==> flow/design.v <==
`default_nettype none
module as2650(
	input clk,
	input rst,
	input [7:0] bus_in,
	output [7:0] bus_out,
	output le_lo,
	output le_hi,
	output OEb,
	output WEb,
	output bus_dir,
	output IOC,
	output IOD,
	input [6:0] irqs,
	output flag,
	input sense,
	output reg [7:0] ext_io_addr,
	output reg io_bus_cyc,
	output reg io_bus_we,
	output reg [7:0] io_bus_out,
	input [7:0] io_bus_in,
	output [7:0] debug_psl,
	output [7:0] debug_psu,
	output [32:0] la_data_out,
	input wb_hidden_rom_enable,
	output reg cpu_hidden_rom_enable,
	output WE_ram
);
reg trap;
reg [7:0] irqs_latch;
wire [2:0] irq_num = irqs_latch[7] ? 3'h7 : (irqs_latch[6] ? 3'h6 : (irqs_latch[5] ? 3'h5 : (irqs_latch[4] ? 3'h4 : (irqs_latch[3] ? 3'h3 : (irqs_latch[2] ? 3'h2 : (irqs_latch[1] ? 3'h1 : 3'h0))))));
reg [7:0] regs [7:0];
reg [7:0] psu;
assign debug_psu = psu;
assign flag = psu[6];
reg [7:0] psl;
assign debug_psl = psl;
reg [15:0] stack [15:0];
wire [15:0] TOS = stack[psu[3:0] - 1];
reg [12:0] PC;
reg [2:0] page_reg; 
reg [11:0] ivectors_base;
reg [15:0] last_addr;
reg [3:0] cycle;
reg [7:0] insin;
reg [15:0] instruction_args_latch;
reg extend;
reg [1:0] warmup;
reg halted;
wire reset = rst || warmup;
reg indirect_cyc;
reg [1:0] indexed_cyc;
reg [15:0] indirect_target;
reg relative_cyc;
wire [7:0] instruction = cycle == FETCH ? bus_in : insin;
localparam FETCH = 0;
localparam PARAM1 = 1;
localparam PARAM2 = 2;
localparam DATA1 = 3;
localparam IO1 = 4;
localparam IO2 = 5;
localparam INVALID = 6;
localparam HALT = 7;
localparam EXT_IO1 = 8;
localparam EXT_IO2 = 9;
localparam EXT_IO3 = 10;
localparam EXT_IO4 = 11;
localparam INTERRUPT_ACTION1 = 12;
wire [7:0] reg_plus_1 = instr_reg_v + 1;
wire [7:0] reg_minus_1 = instr_reg_v - 1;
wire [1:0] index_control = extend ? 2'b11 : indexed_cyc;
wire [7:0] index = instr_reg_v;
wire is_data_fetch_cycle = relative_cyc || indirect_cyc || cycle == DATA1 || is_interrupt_cycle;
wire is_interrupt_cycle = cycle == INTERRUPT_ACTION1;
wire is_instr_fetch_cycle = (cycle == FETCH || cycle == PARAM1 || cycle == PARAM2) && !is_data_fetch_cycle;
wire le_lo_act = (is_instr_fetch_cycle || is_data_fetch_cycle) && (requested_addr[7:0] != last_addr[7:0] && requested_addr[15:8] == last_addr[15:8]) && !IO_cyc;
assign le_lo = le_lo_act && !reset;
wire le_hi_act = (is_instr_fetch_cycle || is_data_fetch_cycle) && (requested_addr[15:8] != last_addr[15:8]) && !IO_cyc;
assign le_hi = le_hi_act && !reset;
wire [15:0] requested_addr = (cycle == DATA1
								? (indirect_cyc || extend ? instruction_args_latch : {page_reg, instruction_args_latch[12:0]})
								: (is_instr_fetch_cycle ? {page_reg, PC} : (indirect_cyc || relative_cyc ? indirect_target : 0))
									+ (!is_instr_fetch_cycle && cycle == PARAM2 ? 1 : 0))
								+ (indexed_data1 ? index : 0);
wire write_cyc = cycle == DATA1 && is_store || (cycle == PARAM1 && relative_cyc && is_store);
assign OEb = !(((is_instr_fetch_cycle || is_data_fetch_cycle) && last_addr == requested_addr) || (IO_cyc && is_IO_READ)) || reset || write_cyc;
assign WE_ram = write_cyc && !reset && (last_addr == requested_addr);
assign WEb = !(write_cyc || (is_IO_WRITE && cycle == IO1)) || reset || (last_addr != requested_addr && !IO_cyc);
assign bus_out = is_IO_WRITE && IO_cyc ? instr_reg_v : (le_lo_act ? requested_addr[7:0] : (le_hi_act ? requested_addr[15:8] : alu_instr_reg));
assign bus_dir = !(!WEb || le_lo_act || le_hi_act || (is_IO_WRITE && IO_cyc)) || reset;
wire IO_cyc = cycle == IO1 || cycle == IO2;
assign IOC = IO_cyc && !insin[6];
assign IOD = IO_cyc && insin[6];
wire is_RETURN = (instruction[7:2] == 6'b000101 || instruction[7:2] == 6'b001101) && !extend;
wire is_DAR = instruction[7:2] == 6'b100101 && !extend;
wire is_CLR = instruction[7:2] == 6'h31 && !extend;
wire is_EXT = instruction == 8'hB7 && !extend;
wire is_HALT = instruction == 8'h40 && !extend;
wire is_NOP = instruction == 8'hC0 && !extend;
wire is_XCHG = instruction == 8'h91 && !extend;
wire is_MUL = instruction == 8'h90 && !extend;
wire is_ZBR = (instruction == 8'h9B || instruction == 8'hBB) && !extend;
wire is_BXA = (instruction == 8'h9F || instruction == 8'hBF) && !extend;
wire is_LPS = instruction[7:1] == 7'h49 && !extend;
wire is_SPS = instruction[7:1] == 7'h09 && !extend;
wire is_BRANCH = instruction[4:3] == 2'b11;
wire needs_param = (instruction[3:2] == 2'b01 || instruction[3:2] == 2'b10) && !is_RETURN && !is_DAR && !is_CLR && !is_EXT && !extend;
wire needs_2_param = instruction[3:2] == 2'b11 || (extend && instruction[3:2] == 2'b10);
wire is_indexed = ((instruction[3:2] == 2'b11 && instruction_args_latch[14:13] != 2'b00) && !is_BRANCH && !indirect_cyc && !extend) || (extend && (instruction[7:2] == 6'h03 || instruction[7:2] == 6'h33));
wire is_indirect_pre = (instruction[3:2] == 2'b10 || instruction[3:2] == 2'b11) && !indirect_cyc && !extend;
wire is_indirect_p1 = bus_in[7] && is_indirect_pre;
wire is_indirect_p2 = instruction_args_latch[15] && is_indirect_pre;
wire is_store = (instruction[7:4] == 4'hC && !is_NOP && !extend) || (instruction[7:3] == 5'h19 && extend);
wire is_COM = instruction[7:4] == 4'hE && !extend;
wire is_ALU_op = !instruction[4] && !is_store && !is_HALT && !is_COM && (!extend || instruction[3] == 1);
wire is_immediate = instruction[3:2] == 2'b01;
wire is_zero_reg = instruction[3:2] == 2'b00;
wire is_add_sub = instruction[7:5] == 3'h4 || instruction[7:5] == 3'h5;
wire is_relative = instruction[3:2] == 2'b10;
wire is_PUSH = instruction == 8'h10 && !extend;
wire is_POP = instruction == 8'h11 && !extend;
wire is_TPS = instruction[7:1] == 7'h5A && !extend;
wire is_CPS = instruction[7:1] == 7'h3A && !extend;
wire is_PPS = instruction[7:1] == 7'h3B && !extend;
wire is_RRR = instruction[7:2] == 6'h14 && !extend;
wire is_RRL = instruction[7:2] == 6'h34 && !extend;
wire is_TMI = instruction[7:2] == 6'h3D && !extend;
wire is_IO_READ = (instruction[7:2] == 6'h0C || instruction[7:2] == 6'h1C) && !extend;
wire is_IO_WRITE = (instruction[7:2] == 6'h2C || instruction[7:2] == 6'h3C) && !extend;
wire is_CPL = instruction[7:2] == 6'h38 && extend;
wire is_PSHS = instruction == 8'h10 && extend;
wire is_POPS = instruction == 8'h11 && extend;
wire is_SVB = instruction == 8'h12 && extend;
wire is_CHRP = instruction == 8'h13 && extend;
wire is_EXT_IO = (instruction[7:2] == 6'h15 || instruction[7:2] == 6'h35) && !extend;
wire is_TRAP = instruction == 8'h90 && extend;
wire is_CLRT = instruction == 8'h91 && extend;
wire is_LIR = instruction == 8'h92 && extend;
wire is_SIR = instruction == 8'h93 && extend;
wire [2:0] instr_reg_a = {psl[4], instruction[1:0]};
wire [7:0] instr_reg_v = regs[instr_reg_a];
wire [12:0] relative_eff_address_pre = PC + 1 + {bus_in[6], bus_in[6], bus_in[6], bus_in[6], bus_in[6], bus_in[6], bus_in[6:0]};
wire [15:0] relative_eff_address = {page_reg, relative_eff_address_pre};
wire is_CC_BRANCH = instruction[7:4] == 4'h1 || instruction[7:4] == 4'h3 || instruction[7:4] == 4'h9 || instruction[7:4] == 4'hB;
wire is_REG_BRANCH = !is_CC_BRANCH;
wire is_BRANCH_SUB = instruction[7:4] != 4'hF && instruction[5:4] == 2'b11;
wire [7:0] branch_compare_reg = instruction[7:4] == 4'hD ? reg_plus_1 : (instruction[7:4] == 4'hF ? reg_minus_1 : instr_reg_v);
wire should_branch = (is_CC_BRANCH && instruction[7] && psl[7:6] != instruction[1:0]) || (is_CC_BRANCH && !instruction[7] && instruction[1:0] == 2'b11) || (is_CC_BRANCH && !instruction[7] && psl[7:6] == instruction[1:0] || (is_REG_BRANCH && branch_compare_reg != 8'h00)) || is_ZBR || is_BXA;
wire [15:0] zbr_target = {(bus_in[6] ? 10'b0000000111 : 10'h000), bus_in[5:0]};
wire [2:0] r0_a = {psl[4], 2'b00};
wire [2:0] r1_a = {psl[4], 2'b01};
wire [2:0] r2_a = {psl[4], 2'b10};
wire [2:0] r3_a = {psl[4], 2'b11};
assign la_data_out = {halted, regs[r3_a], regs[r2_a], regs[r1_a], regs[r0_a]};
wire [15:0] mul_res = regs[r0_a] * regs[r1_a];
wire [7:0] rrr = psl[3] ? {psl[0], instr_reg_v[7:1]} : {instr_reg_v[0], instr_reg_v[7:1]};
wire [7:0] rrl = psl[3] ? {instr_reg_v[6:0], psl[0]} : {instr_reg_v[6:0], instr_reg_v[7]};
wire indexed_data1 = indexed_cyc && cycle == DATA1;
wire [7:0] alu_instr_reg = indexed_data1 ? regs[r0_a] : instr_reg_v;
wire [7:0] alu_input1 = is_zero_reg ? regs[r0_a] : alu_instr_reg;
wire [7:0] alu_input2 = is_zero_reg ? instr_reg_v : bus_in;
wire [2:0] alu_op = instruction[7:5];
reg [8:0] alu_next;
always @(*) begin
	case(alu_op)
		1: alu_next = {psl[0], alu_input1 ^ alu_input2};
		2: alu_next = {psl[0], alu_input1 & alu_input2};
		3: alu_next = {psl[0], alu_input1 | alu_input2};
		4: alu_next = {1'b0, alu_input1} + {1'b0, alu_input2} + {8'h00, (psl[3] && psl[0])};
		5: alu_next = {1'b0, alu_input1} + {1'b0, ~alu_input2} + {8'h00, (!psl[3] || psl[0])};
		default: alu_next = {psl[0], alu_input2};
	endcase
end
wire next_idc = alu_next[4] != alu_input1[4] ^ (instruction[7:5] == 5 ? ~alu_input2[4] : alu_input2[4]);
wire next_ovf = alu_input1[7] == alu_input2[7] && alu_next[7] != alu_input1[7];
always @(posedge clk) begin
	if(rst || (warmup != 0)) begin
		psl <= 8'h00;
		psu <= 8'h20;  
		cycle <= 4'h0;
		last_addr <= 16'hAAAA;
		insin <= 8'h00;
		instruction_args_latch <= 16'h0000;
		PC <= 13'h0000;
		extend <= 1'b0;
		warmup <= rst ? 2'b11 : warmup - 1;
		halted <= 1'b0;
		indirect_cyc <= 1'b0;
		indirect_target <= 16'h0000;
		relative_cyc <= 1'b0;
		regs[0] <= 8'h00;
		regs[1] <= 8'h00;
		regs[2] <= 8'h00;
		regs[3] <= 8'h00;
		regs[4] <= 8'h00;
		regs[5] <= 8'h00;
		regs[6] <= 8'h00;
		regs[7] <= 8'h00;
		indexed_cyc <= 2'b00;
		page_reg <= 3'b000;
		ivectors_base <= 12'h000;
		chirp_ptr <= 3'b000;
		ext_io_addr <= 8'h00;
		io_bus_cyc <= 1'b0;
		io_bus_we <= 1'b0;
		io_bus_out <= 8'h00;
		trap <= 1'b0;
		cpu_hidden_rom_enable <= wb_hidden_rom_enable;
	end else begin
		psu[7] <= sense;
		if(psl[4]) regs[3'b000] <= regs[3'b100];
		else regs[3'b100] <= regs[3'b000];
		if(le_lo_act) last_addr[7:0] <= requested_addr[7:0];
		if(le_hi_act) last_addr[15:8] <= requested_addr[15:8];
		if(cycle == FETCH) begin
			indirect_cyc <= 1'b0;
			relative_cyc <= 1'b0;
			indexed_cyc <= 2'b00;
			instruction_args_latch <= 16'h0000;
			if(last_addr == requested_addr) begin
				PC <= PC + 1;
				insin <= bus_in;
				if(is_LIR) begin
					instruction_args_latch <= {regs[r3_a], regs[r2_a]};
					cycle <= DATA1;
					extend <= 1'b0;
					insin <= 8'h0C;
				end else if(is_SIR) begin
					instruction_args_latch <= {regs[r3_a], regs[r2_a]};
					cycle <= DATA1;
					extend <= 1'b0;
					insin <= 8'hCC;
				end else if(needs_param || needs_2_param) begin
					if(is_BRANCH && !should_branch) begin
						PC <= PC + (needs_2_param ? 3 : 2);
						cycle <= FETCH;
						if(is_REG_BRANCH) regs[instr_reg_a] <= branch_compare_reg;
					end else cycle <= PARAM1;
				end else begin
					if(is_HALT) halted <= 1'b1;
					extend <= is_EXT;
					if(is_CPL) begin
						regs[instr_reg_a] <= ~instr_reg_v;
					end
					if(is_TRAP) begin
						trap <= 1'b1;
					end
					if(is_CLRT) begin
						trap <= 1'b0;
					end
					if(is_XCHG) begin
						regs[r0_a] <= regs[r1_a];
						regs[r1_a] <= regs[r0_a];
					end
					if(is_PUSH) begin
						stack[psu[3:0]] <= {regs[r1_a], regs[r0_a]};
						psu[3:0] <= psu[3:0] + 1;
					end
					if(is_POP) begin
						regs[r0_a] <= TOS[7:0];
						regs[r1_a] <= TOS[15:8];
						psu[3:0] <= psu[3:0] - 1;
					end
					if(is_PSHS) begin
						stack[psu[3:0]] <= {psu, psl};
						psu[3:0] <= psu[3:0] + 1;
					end
					if(is_POPS) begin
						psl <= TOS[7:0];
						psu <= {TOS[15:12], psu[3:0] - 4'b0001};
					end
					if(is_SVB) begin
						ivectors_base <= {regs[r1_a], regs[r0_a][7:4]};
					end
					if(is_CHRP) begin
						regs[r0_a] <= {1'b0, chirpchar};
						chirp_ptr <= chirp_ptr + 1;
						psl[7:6] <= 2'b01;
					end
					if(is_CLR) begin
						regs[instr_reg_a] <= 8'h00;
					end
					if(is_RETURN) begin
						if(instruction[1:0] == 2'b11 || instruction[1:0] == psl[7:6]) begin
							PC <= TOS[12:0];
							page_reg <= TOS[15:13];
							psu[3:0] <= psu[3:0] - 1;
							if(instruction[5]) psu[5] <= 1'b0;
						end
					end
					if(is_MUL) begin
						regs[r0_a] <= mul_res[7:0];
						regs[r1_a] <= mul_res[15:8];
						psl[7:6] <= mul_res > 32767 ? 'b10 : (mul_res != 0 ? 'b01 : 'b00);
					end
					if(is_COM && is_zero_reg) begin
						perform_compare(regs[r0_a], regs[instr_reg_a]);
					end else if(is_ALU_op && is_zero_reg) begin
						perform_alu_op(r0_a);
					end else if(is_store && !is_NOP && is_zero_reg) begin
						regs[instr_reg_a] <= regs[r0_a];
						set_cc_for(regs[r0_a]);
					end 
					if(is_DAR) begin
						regs[instr_reg_a] <= {regs[instr_reg_a][7:4] + (psl[0] ? 4'h0 : 4'hA), regs[instr_reg_a][3:0] + (psl[5] ? 4'h0 : 4'hA)};
					end 
					if(is_RRR) begin
						if(psl[3]) begin
							psl[0] <= instr_reg_v[0];
							psl[5] <= instr_reg_v[6];
						end
						set_cc_for(rrr);
						regs[instr_reg_a] <= rrr;
					end 
					if(is_RRL) begin
						if(psl[3]) begin
							psl[0] <= instr_reg_v[7];
							psl[5] <= instr_reg_v[4];
						end
						set_cc_for(rrl);
						regs[instr_reg_a] <= rrl;
					end
					if(is_LPS) begin
						if(instruction[0]) psl <= regs[r0_a];
						else psu <= regs[r0_a];
					end
					if(is_SPS) begin
						if(instruction[0]) begin
							regs[r0_a] <= psl;
							set_cc_for(psl);
						end else begin
							regs[r0_a] <= psu;
							set_cc_for(psu);
						end
					end
					cycle <= is_HALT ? HALT : (is_IO_READ || is_IO_WRITE ? IO1 : FETCH);
				end
			end
		end
		if(cycle == PARAM1) begin
			if(last_addr == requested_addr) begin
				if(is_instr_fetch_cycle) PC <= PC + 1;
				if(is_immediate || relative_cyc) begin
					if(is_store) begin
					end else if(is_ALU_op) begin
						perform_alu_op(instr_reg_a);
					end else begin
						if(is_TPS) begin
							if(((instruction[0] ? psl : psu) & bus_in) == bus_in) psl[7:6] <= 2'b00;
							else psl[7:6] <= 2'b01;
						end
						if(is_CPS) begin
							if(instruction[0]) psl <= psl & ~bus_in;
							else psu <= psu & ~bus_in;
						end
						if(is_PPS) begin
							if(instruction[0]) psl <= psl | bus_in;
							else psu <= psu | bus_in;
						end
						if(is_EXT_IO) begin
							ext_io_addr <= bus_in;
						end
						if(is_COM) begin
							perform_compare(alu_instr_reg, bus_in);
						end
						if(is_TMI) begin
							if((instr_reg_v & bus_in) == instr_reg_v) psl[7:6] <= 2'b00;
							else psl[7:6] <= 2'b01;
						end
					end
					cycle <= is_EXT_IO ? EXT_IO1 : FETCH;
					extend <= 1'b0;
					relative_cyc <= 1'b0;
				end else if(needs_2_param || indirect_cyc) begin
					cycle <= PARAM2;
				end else if(is_relative && is_indirect_p1) begin
					indirect_target <= is_ZBR ? zbr_target : relative_eff_address;
					indirect_cyc <= 1'b1;
				end else if(is_relative && !is_indirect_p1) begin
					if(is_BRANCH) begin
						if(is_ZBR) perform_branch(zbr_target);
						else perform_branch(relative_eff_address);
						extend <= 1'b0;
						cycle <= FETCH;
					end else begin
						relative_cyc <= 1'b1;
						indirect_target <= relative_eff_address;
					end
				end
				instruction_args_latch[15:8] <= bus_in;
			end
		end
		if(cycle == PARAM2) begin
			if(last_addr == requested_addr) begin
				if(is_instr_fetch_cycle) PC <= PC + 1;
				if(!indirect_cyc && instruction_args_latch[14:13] != 2'b00 && !is_BRANCH) begin
					indexed_cyc <= is_indexed ? instruction_args_latch[14:13] : 2'b00;
					regs[instr_reg_a] <= !is_indexed || instruction_args_latch[14:13] == 2'b11 || extend ? regs[instr_reg_a] : (instruction_args_latch[14:13] == 2'b01 ? reg_plus_1 : reg_minus_1);
				end
				if(is_indirect_p2 && !indirect_cyc) begin
					indirect_cyc <= 1'b1;
					indirect_target <= is_BRANCH ? {page_reg[2], instruction_args_latch[14:8], bus_in} : {page_reg, instruction_args_latch[12:8], bus_in};
					cycle <= PARAM1;
				end else if(is_BRANCH) begin
					if(instruction == 8'h1F) begin
						cpu_hidden_rom_enable <= 1'b0;
					end
					perform_branch((indirect_cyc || extend ? {instruction_args_latch[15:8], bus_in} : {page_reg[2], instruction_args_latch[14:8], bus_in}) + (is_BXA ? {8'h00, regs[r3_a]} : 16'h0000));
					cycle <= FETCH;
					extend <= 1'b0;
				end else cycle <= DATA1;
				instruction_args_latch[7:0] <= bus_in;
			end
		end
		if(cycle == DATA1) begin
			if(last_addr == requested_addr) begin
				indirect_cyc <= 1'b0;
				indexed_cyc <= 2'b00;
				instruction_args_latch <= 16'h0000;
				if(is_store) begin
				end else if(is_COM) begin
					perform_compare(alu_instr_reg, bus_in);
				end else if(is_ALU_op) begin
					perform_alu_op(indexed_data1 ? r0_a : instr_reg_a);
				end
				cycle <= FETCH;
				extend <= 1'b0;
			end
		end
		if(cycle == IO1) begin
			cycle <= IO2;
		end
		if(cycle == IO2) begin
			if(is_IO_READ) begin
				regs[instr_reg_a] <= bus_in;
				psl[7:6] <= bus_in > 127 ? 2'b10 : (bus_in == 0 ? 2'b00 : 2'b01);
			end
			cycle <= FETCH;
		end
		if(cycle == EXT_IO1) begin
			io_bus_cyc <= 1'b0;
			io_bus_out <= instr_reg_v;
			io_bus_we <= instruction[7];
			cycle <= EXT_IO2;
		end
		if(cycle == EXT_IO2) begin
			io_bus_cyc <= 1'b1;
			cycle <= EXT_IO3;
		end
		if(cycle == EXT_IO3) begin
			cycle <= EXT_IO4;
		end
		if(cycle == EXT_IO4) begin
			io_bus_cyc <= 1'b0;
			if(!instruction[7]) begin
				regs[instr_reg_a] <= io_bus_in;
				set_cc_for(io_bus_in);
			end
			io_bus_we <= 1'b0;
			cycle <= FETCH;
		end
		if(cycle == INTERRUPT_ACTION1) begin
			insin <= 8'h3F;
			indirect_cyc <= 1'b1;
			indirect_target <= {ivectors_base, irq_num, 1'b0};
			psu[5] <= 1'b1;
			cycle <= PARAM1;
		end
		if(cycle == HALT || (cycle == FETCH && last_addr != requested_addr)) begin
			if(irqs != 0 && !psu[5]) begin
				irqs_latch <= {irqs[6], irqs[5], irqs[4], trap, irqs[3], irqs[2], irqs[1], irqs[0]};
				cycle <= INTERRUPT_ACTION1;
			end
		end
	end
end
task set_cc_for(input [7:0] val);
	begin
		psl[7:6] <= val > 127 ? 'b10 : (val != 0 ? 'b01 : 'b00);
	end
endtask
task perform_alu_op(input [2:0] targ_reg);
	begin
		regs[targ_reg] <= alu_next[7:0];
		psl[0] <= alu_next[8];
		set_cc_for(alu_next[7:0]);
		if(is_add_sub) begin
			psl[5] <= next_idc;
			psl[2] <= next_ovf;
		end
	end
endtask
task perform_compare(input [7:0] in1, input [7:0] in2);
	begin
		if(in1 == in2) psl[7:6] <= 2'b00;
		else if(psl[1] || in1[7] == in2[7]) begin
			if(in1 > in2) psl[7:6] <= 2'b01;
			else if(in1 < in2) psl[7:6] <= 2'b10;
		end else psl[7:6] <= in1[7] ? 2'b10 : 2'b01;
	end
endtask
task perform_branch(input [15:0] target);
	begin
			if(is_BRANCH_SUB) begin
				stack[psu[3:0]] <= {page_reg, indirect_cyc || is_interrupt_cycle ? PC : PC + 13'h0001};
				psu[3:0] <= psu[3:0] + 1;
			end
			PC <= target[12:0];
			page_reg <= target[15:13];
			if(is_REG_BRANCH) regs[instr_reg_a] <= branch_compare_reg;
	end
endtask
reg [2:0] chirp_ptr;
reg [6:0] chirpchar;
always @(*) begin
	case(chirp_ptr)
		0: chirpchar = 7'h43;
		1: chirpchar = 7'h68;
		2: chirpchar = 7'h69;
		3: chirpchar = 7'h72;
		4: chirpchar = 7'h70;
		5: chirpchar = 7'h21;
		6: chirpchar = 13;
		7: chirpchar = 10;
	endcase
end
endmodule
# Reports on as2650
# The steps from the RTL of as2650 to its reports follow in flow order.
# Lines are those of the file above, counted from 1.
# Cell names lack the library's common part.
# The mark - stands for no value.
dict set report setup {
  design {as2650}
  clk_port {clk}
  library {sky130hd}
  corner {tt_025C_1v80}
}

# Elaborated design
# Counts by Yosys on the flattened word-level netlist (proc, flatten, opt, wreduce; memories kept). Print and check cells are left out.
# Yosys's memory passes give these memory sizes; they may raise the number of words (mostly to a power of two), join words into wider ones and drop unused or constant bits.
dict set report word_totals {
  mem_count 3
  inputBits 27
  romBits 56
  ramBits 320
  register_bits 143
}
# memory words width line
set mem_list {}
lappend mem_list {stack 16 16 38} ;# reg [15:0] stack [15:0];
lappend mem_list {regs 8 8 32} ;# reg [7:0] regs [7:0];
lappend mem_list {{(name not given)} 8 7 516} ;# case(chirp_ptr)
dict set report classes {
  reduce_logical 216
  bitwise 45
  cmp 13
  mul 1
  n_mux 928
  eq_ne 89
  add_sub_neg 20
}
# operator count
set op_table {}
lappend op_table {{8-bit two-way mux} 221}
lappend op_table {{16-bit two-way mux} 59}
lappend op_table {{1-bit two-way mux} 431}
lappend op_table {{13-bit two-way mux} 23}
lappend op_table {{4-bit two-way mux} 57}
lappend op_table {{2-bit two-way mux} 90}
lappend op_table {{8-bit by 8-bit multiplier with 16-bit output} 1}
lappend op_table {{3-bit two-way mux} 42}
lappend op_table {{1-bit logical AND} 97}
lappend op_table {{8-bit equality test with constant B} 10}
lappend op_table {{8-bit by 7-bit > comparator with 1-bit output with constant B} 8}
lappend op_table {{8-bit nonzero test} 8}
lappend op_table {{1-bit logical OR} 54}
lappend op_table {{6-bit equality test with constant B} 9}
lappend op_table {{9-bit case mux with 5-bit select} 1}
lappend op_table {{4-bit equality test with constant B} 11}
lappend op_table {{8-bit by 5-bit equality test with 1-bit output with constant B} 5}
lappend op_table {{8-bit equality test} 5}
lappend op_table {{8-bit bitwise AND} 5}
lappend op_table {{16-bit by 8-bit adder with 16-bit output} 2}
lappend op_table {{6-bit AND reduction} 5}
lappend op_table {{1-bit zero test} 28}
lappend op_table {{13-bit by 1-bit adder with 13-bit output with constant B} 2}
lappend op_table {{1-bit OR} 25}
lappend op_table {{8-bit OR} 3}
lappend op_table {{8-bit NOT} 3}
lappend op_table {{2-bit nonzero test} 10}
lappend op_table {{6-bit by 5-bit equality test with 1-bit output with constant B} 3}
# Not listed: further kinds 57, cells in them 94.

# Longest topological paths
# Yosys ltp: most cells in a row. Word level: on the elaborated netlist, between registers, memories and ports. Mapped: between sequential cells and ports; inverters and the memories' decode and read muxes count.
dict set report depth {
  ltp_word 54
  abc_area 0
  depth_mapped 32
}

# Synthesis result
# Source: synth_stat.txt of the flow (Yosys; design flattened, memories mapped). It holds for the ABC_AREA given above (unset counts as 0); a run with the other value may have another netlist.
# The area totals of this step are shown rounded.
dict set report mapped {
  sequential_area_mm2 0.0129
  yosys_area_mm2 0.0341
  cells 3778
  flip_flops 477
}
# type count type_area_um2
set types {}
lappend types {edfxtp_1 330 9.91E+03}
lappend types {dfxtp_1 147 2.94E+03}
lappend types {ha_1 128 1.6E+03}
lappend types {mux4_2 70 1.58E+03}
lappend types {nor2_1 421 1.58E+03}
lappend types {a21oi_1 299 1.5E+03}
lappend types {nand2_1 360 1.35E+03}
lappend types {mux2i_1 109 1.09E+03}
lappend types {o21ai_0 205 1.03E+03}
lappend types {fa_1 43 860.826}
lappend types {xnor2_1 89 779.498}
lappend types {clkbuf_1 194 728.198}
lappend types {inv_1 173 649.373}
lappend types {nand3_1 124 620.595}
lappend types {mux2_2 48 540.518}
lappend types {o211ai_1 67 502.982}
lappend types {nor3_1 96 480.461}
lappend types {a211oi_1 62 465.446}
# Other cell types: 74; their cells: 813.

# Path before layout
# OpenSTA on the mapped netlist: ideal clock, no wires. The path of least setup slack (recovery checks aside). Input and output delay are each 20% of the period. Register names are those of the netlist, which keeps one name where synthesis merged equal registers.
dict set report synth_timing {
  kind {input to output}
  startpoint {in bus_in[0]}
  endpoint {out bus_out[5]}
  input_delay_ns 3.200
  clock_period_ns 16.0
  path_stages 23
  delay_ns 5.217
  t_required_ns 12.800
  n_path_buf 5
  setup_slack_ns 4.383
  t_arrival_ns 8.417
  output_delay_ns 3.200
  synth_period_reached_ns 11.617
}
# "delay_ns" = arrival - input delay + setup time.
# At an output port there is no setup time.
# "path_stages": output pins that drive a net of the path, with the launching flip-flop's if there is one; two outputs of one cell count as two.
# "synth_period_reached_ns" = period - worst setup slack (recovery checks aside). The figure is calculated, with input and output delays left at 20% of the set period.
# The rows between start and end are the longest chain of elaborated cells between them; the timing report does not say that the signal goes this way. Where chains are equally long, one stands for them.
# Each line given opens the expression or statement behind the cell; cells for indexed reads and writes are added by Yosys, which also makes memories of some case tables.
# The chain passes a memory read, where the word-level depth is cut; so it can be longer than that depth.
dict set report synth_via {
  path_cell_list {mux2_2 > mux4_2 > mux2i_1 > clkbuf_1 > buf_1 > nor2_1 > ha_1 > o21ai_0 > o21a_1 > o31ai_1 > o31ai_1 > nor3_1 > xnor3_1 > and3b_1 > and4_1 > buf_2 > buf_1 > nor2_1 > buf_2 > nand2_1 > o211ai_1 > o211ai_1 > o21ai_0}
  elab_chain_cells 10
}
# item line
set synth_rtl {}
lappend synth_rtl {{start: declaration} 5} ;# input [7:0] bus_in,
lappend synth_rtl {{8-bit two-way mux} 55} ;# wire [7:0] instruction = cycle == FETCH ? bus_in : insin;
lappend synth_rtl {{memory 8 x 8 bit} 32} ;# reg [7:0] regs [7:0];
lappend synth_rtl {{8-bit two-way mux} 84} ;# + (indexed_data1 ? index : 0);
lappend synth_rtl {{16-bit by 8-bit adder with 16-bit output} 80} ;# wire [15:0] requested_addr = (cycle == DATA1
lappend synth_rtl {{8-bit inequality test} 78} ;# wire le_hi_act = (is_instr_fetch_cycle || is_data_fetch_cycle) && (requested_addr[15:8] != last_addr[15:8]) && ...
lappend synth_rtl {{1-bit logical AND (2 in a row)} 78}
lappend synth_rtl {{8-bit two-way mux (3 in a row)} 89} ;# assign bus_out = is_IO_WRITE && IO_cyc ? instr_reg_v : (le_lo_act ? requested_addr[7:0] : (le_hi_act ? request ...
lappend synth_rtl {{end: declaration} 6} ;# output [7:0] bus_out,

# Worst path after layout
# Path of least setup slack in the final report of flow run C (OpenROAD, finished layout, wires in). Where an end is a register, its clock arrival counts in the times.
dict set report layout_timing {
  kind {input to output}
  startpoint {in bus_in[1]}
  endpoint {out bus_out[3]}
  input_delay_ns 3.20
  t_required_ns 12.80
  t_arrival_ns 11.18
  setup_slack_ns 1.62
  output_delay_ns 3.20
  path_stages 22
  n_path_buf 4
  clock_period_ns 16.0
}
# The rows between start and end are the longest chain of elaborated cells between them; the timing report does not say that the signal goes this way. Where chains are equally long, one stands for them.
# The chain passes a memory read, where the word-level depth is cut; so it can be longer than that depth.
dict set report layout_via {
  path_cell_list {clkdlybuf4s50_1 > mux2_2 > mux2_2 > mux2i_1 > buf_4 > clkinv_1 > buf_4 > nor2_1 > ha_1 > o21ai_0 > o21a_1 > o31ai_1 > a311oi_1 > o31ai_1 > xor2_1 > o211a_1 > nand4_1 > or3_1 > o211ai_1 > o211ai_1 > o21ai_0 > clkdlybuf4s50_1}
  elab_chain_cells 10
}
# item line
set layout_rtl {}
lappend layout_rtl {{start: declaration} 5} ;# input [7:0] bus_in,
lappend layout_rtl {{8-bit two-way mux} 55} ;# wire [7:0] instruction = cycle == FETCH ? bus_in : insin;
lappend layout_rtl {{memory 8 x 8 bit} 32} ;# reg [7:0] regs [7:0];
lappend layout_rtl {{8-bit two-way mux} 84} ;# + (indexed_data1 ? index : 0);
lappend layout_rtl {{16-bit by 8-bit adder with 16-bit output} 80} ;# wire [15:0] requested_addr = (cycle == DATA1
lappend layout_rtl {{8-bit inequality test} 78} ;# wire le_hi_act = (is_instr_fetch_cycle || is_data_fetch_cycle) && (requested_addr[15:8] != last_addr[15:8]) && ...
lappend layout_rtl {{1-bit logical AND (2 in a row)} 78}
lappend layout_rtl {{8-bit two-way mux (3 in a row)} 89} ;# assign bus_out = is_IO_WRITE && IO_cyc ? instr_reg_v : (le_lo_act ? requested_addr[7:0] : (le_hi_act ? request ...
lappend layout_rtl {{end: declaration} 6} ;# output [7:0] bus_out,

# Flow measurements of as2650 on sky130hd: 4 stored runs with different settings, listed in no order. Input and output delays are each 20% of the period that was set; the output load is 0.01 pF.
# "clock_period_reached_ns" means the clock period less the worst setup slack. The figure is calculated, with input and output delays left at 20% of the set period.
# "worst_path_time_ns" means the part of the period allowed to the worst setup path (the constraints hold back 20% at inputs and 20% at outputs) less its slack; where the path has registers, the arrival times of their clocks count too.
# "design_power_uw" is the tool's figure for a default switching activity; nothing was simulated.
# Measured values are rounded.
run="flow run A" settings ABC_AREA=1 CAP_MARGIN=30 CELL_PAD_IN_SITES_DETAIL_PLACEMENT=1 CELL_PAD_IN_SITES_GLOBAL_PLACEMENT=2 CORE_ASPECT_RATIO=0.67 CORE_MARGIN=6 CORE_UTILIZATION=59 CTS_CLUSTER_SIZE=76 GPL_ROUTABILITY_DRIVEN=0 GPL_TIMING_DRIVEN=1 HOLD_SLACK_MARGIN=0.12 MAX_ROUTING_LAYER="met5" MIN_ROUTING_LAYER="met1" SETUP_SLACK_MARGIN=-0.81 SLEW_MARGIN=0 period_ns=19.5
run="flow run A" outcome="stopped before the end: placement reported GPL-0301"
run="flow run B" settings ABC_AREA=0 CAP_MARGIN=20 CELL_PAD_IN_SITES_GLOBAL_PLACEMENT=3 CORE_MARGIN=9 CORE_UTILIZATION=48 CTS_CLUSTER_SIZE=75 GPL_TIMING_DRIVEN=0 MAX_ROUTING_LAYER="met4" PLACE_DENSITY_LB_ADDON=0.1 SLEW_MARGIN=10 TNS_END_PERCENT=65 period_ns=24.2
run="flow run B" outcome="stopped before the end: placement reported FLW-0024"
run="flow run C" settings CORE_UTILIZATION=40 period_ns=16.0 CAP_MARGIN=20 CORE_MARGIN=2 SLEW_MARGIN=20
run="flow run C" results clock_period_reached_ns=14.381 hold_ws_ns=0.459 design_power_uw=2900 utilization_pct=45.8 worst_path_time_ns=7.98 path_kind="input to output" total_die_area_mm2=0.0877 worstSetupSlack_ns=1.62 total_negative_slack_ns=0.000 synth_area_mm2=0.0341
run="flow run D" settings CELL_PAD_IN_SITES_GLOBAL_PLACEMENT=3 CORE_UTILIZATION=58 GPL_TIMING_DRIVEN=0 PLACE_DENSITY_LB_ADDON=0.02 SLEW_MARGIN=25 period_ns=16.0 CAP_MARGIN=20 CORE_MARGIN=2
run="flow run D" outcome="stopped before the end: placement reported FLW-0024"
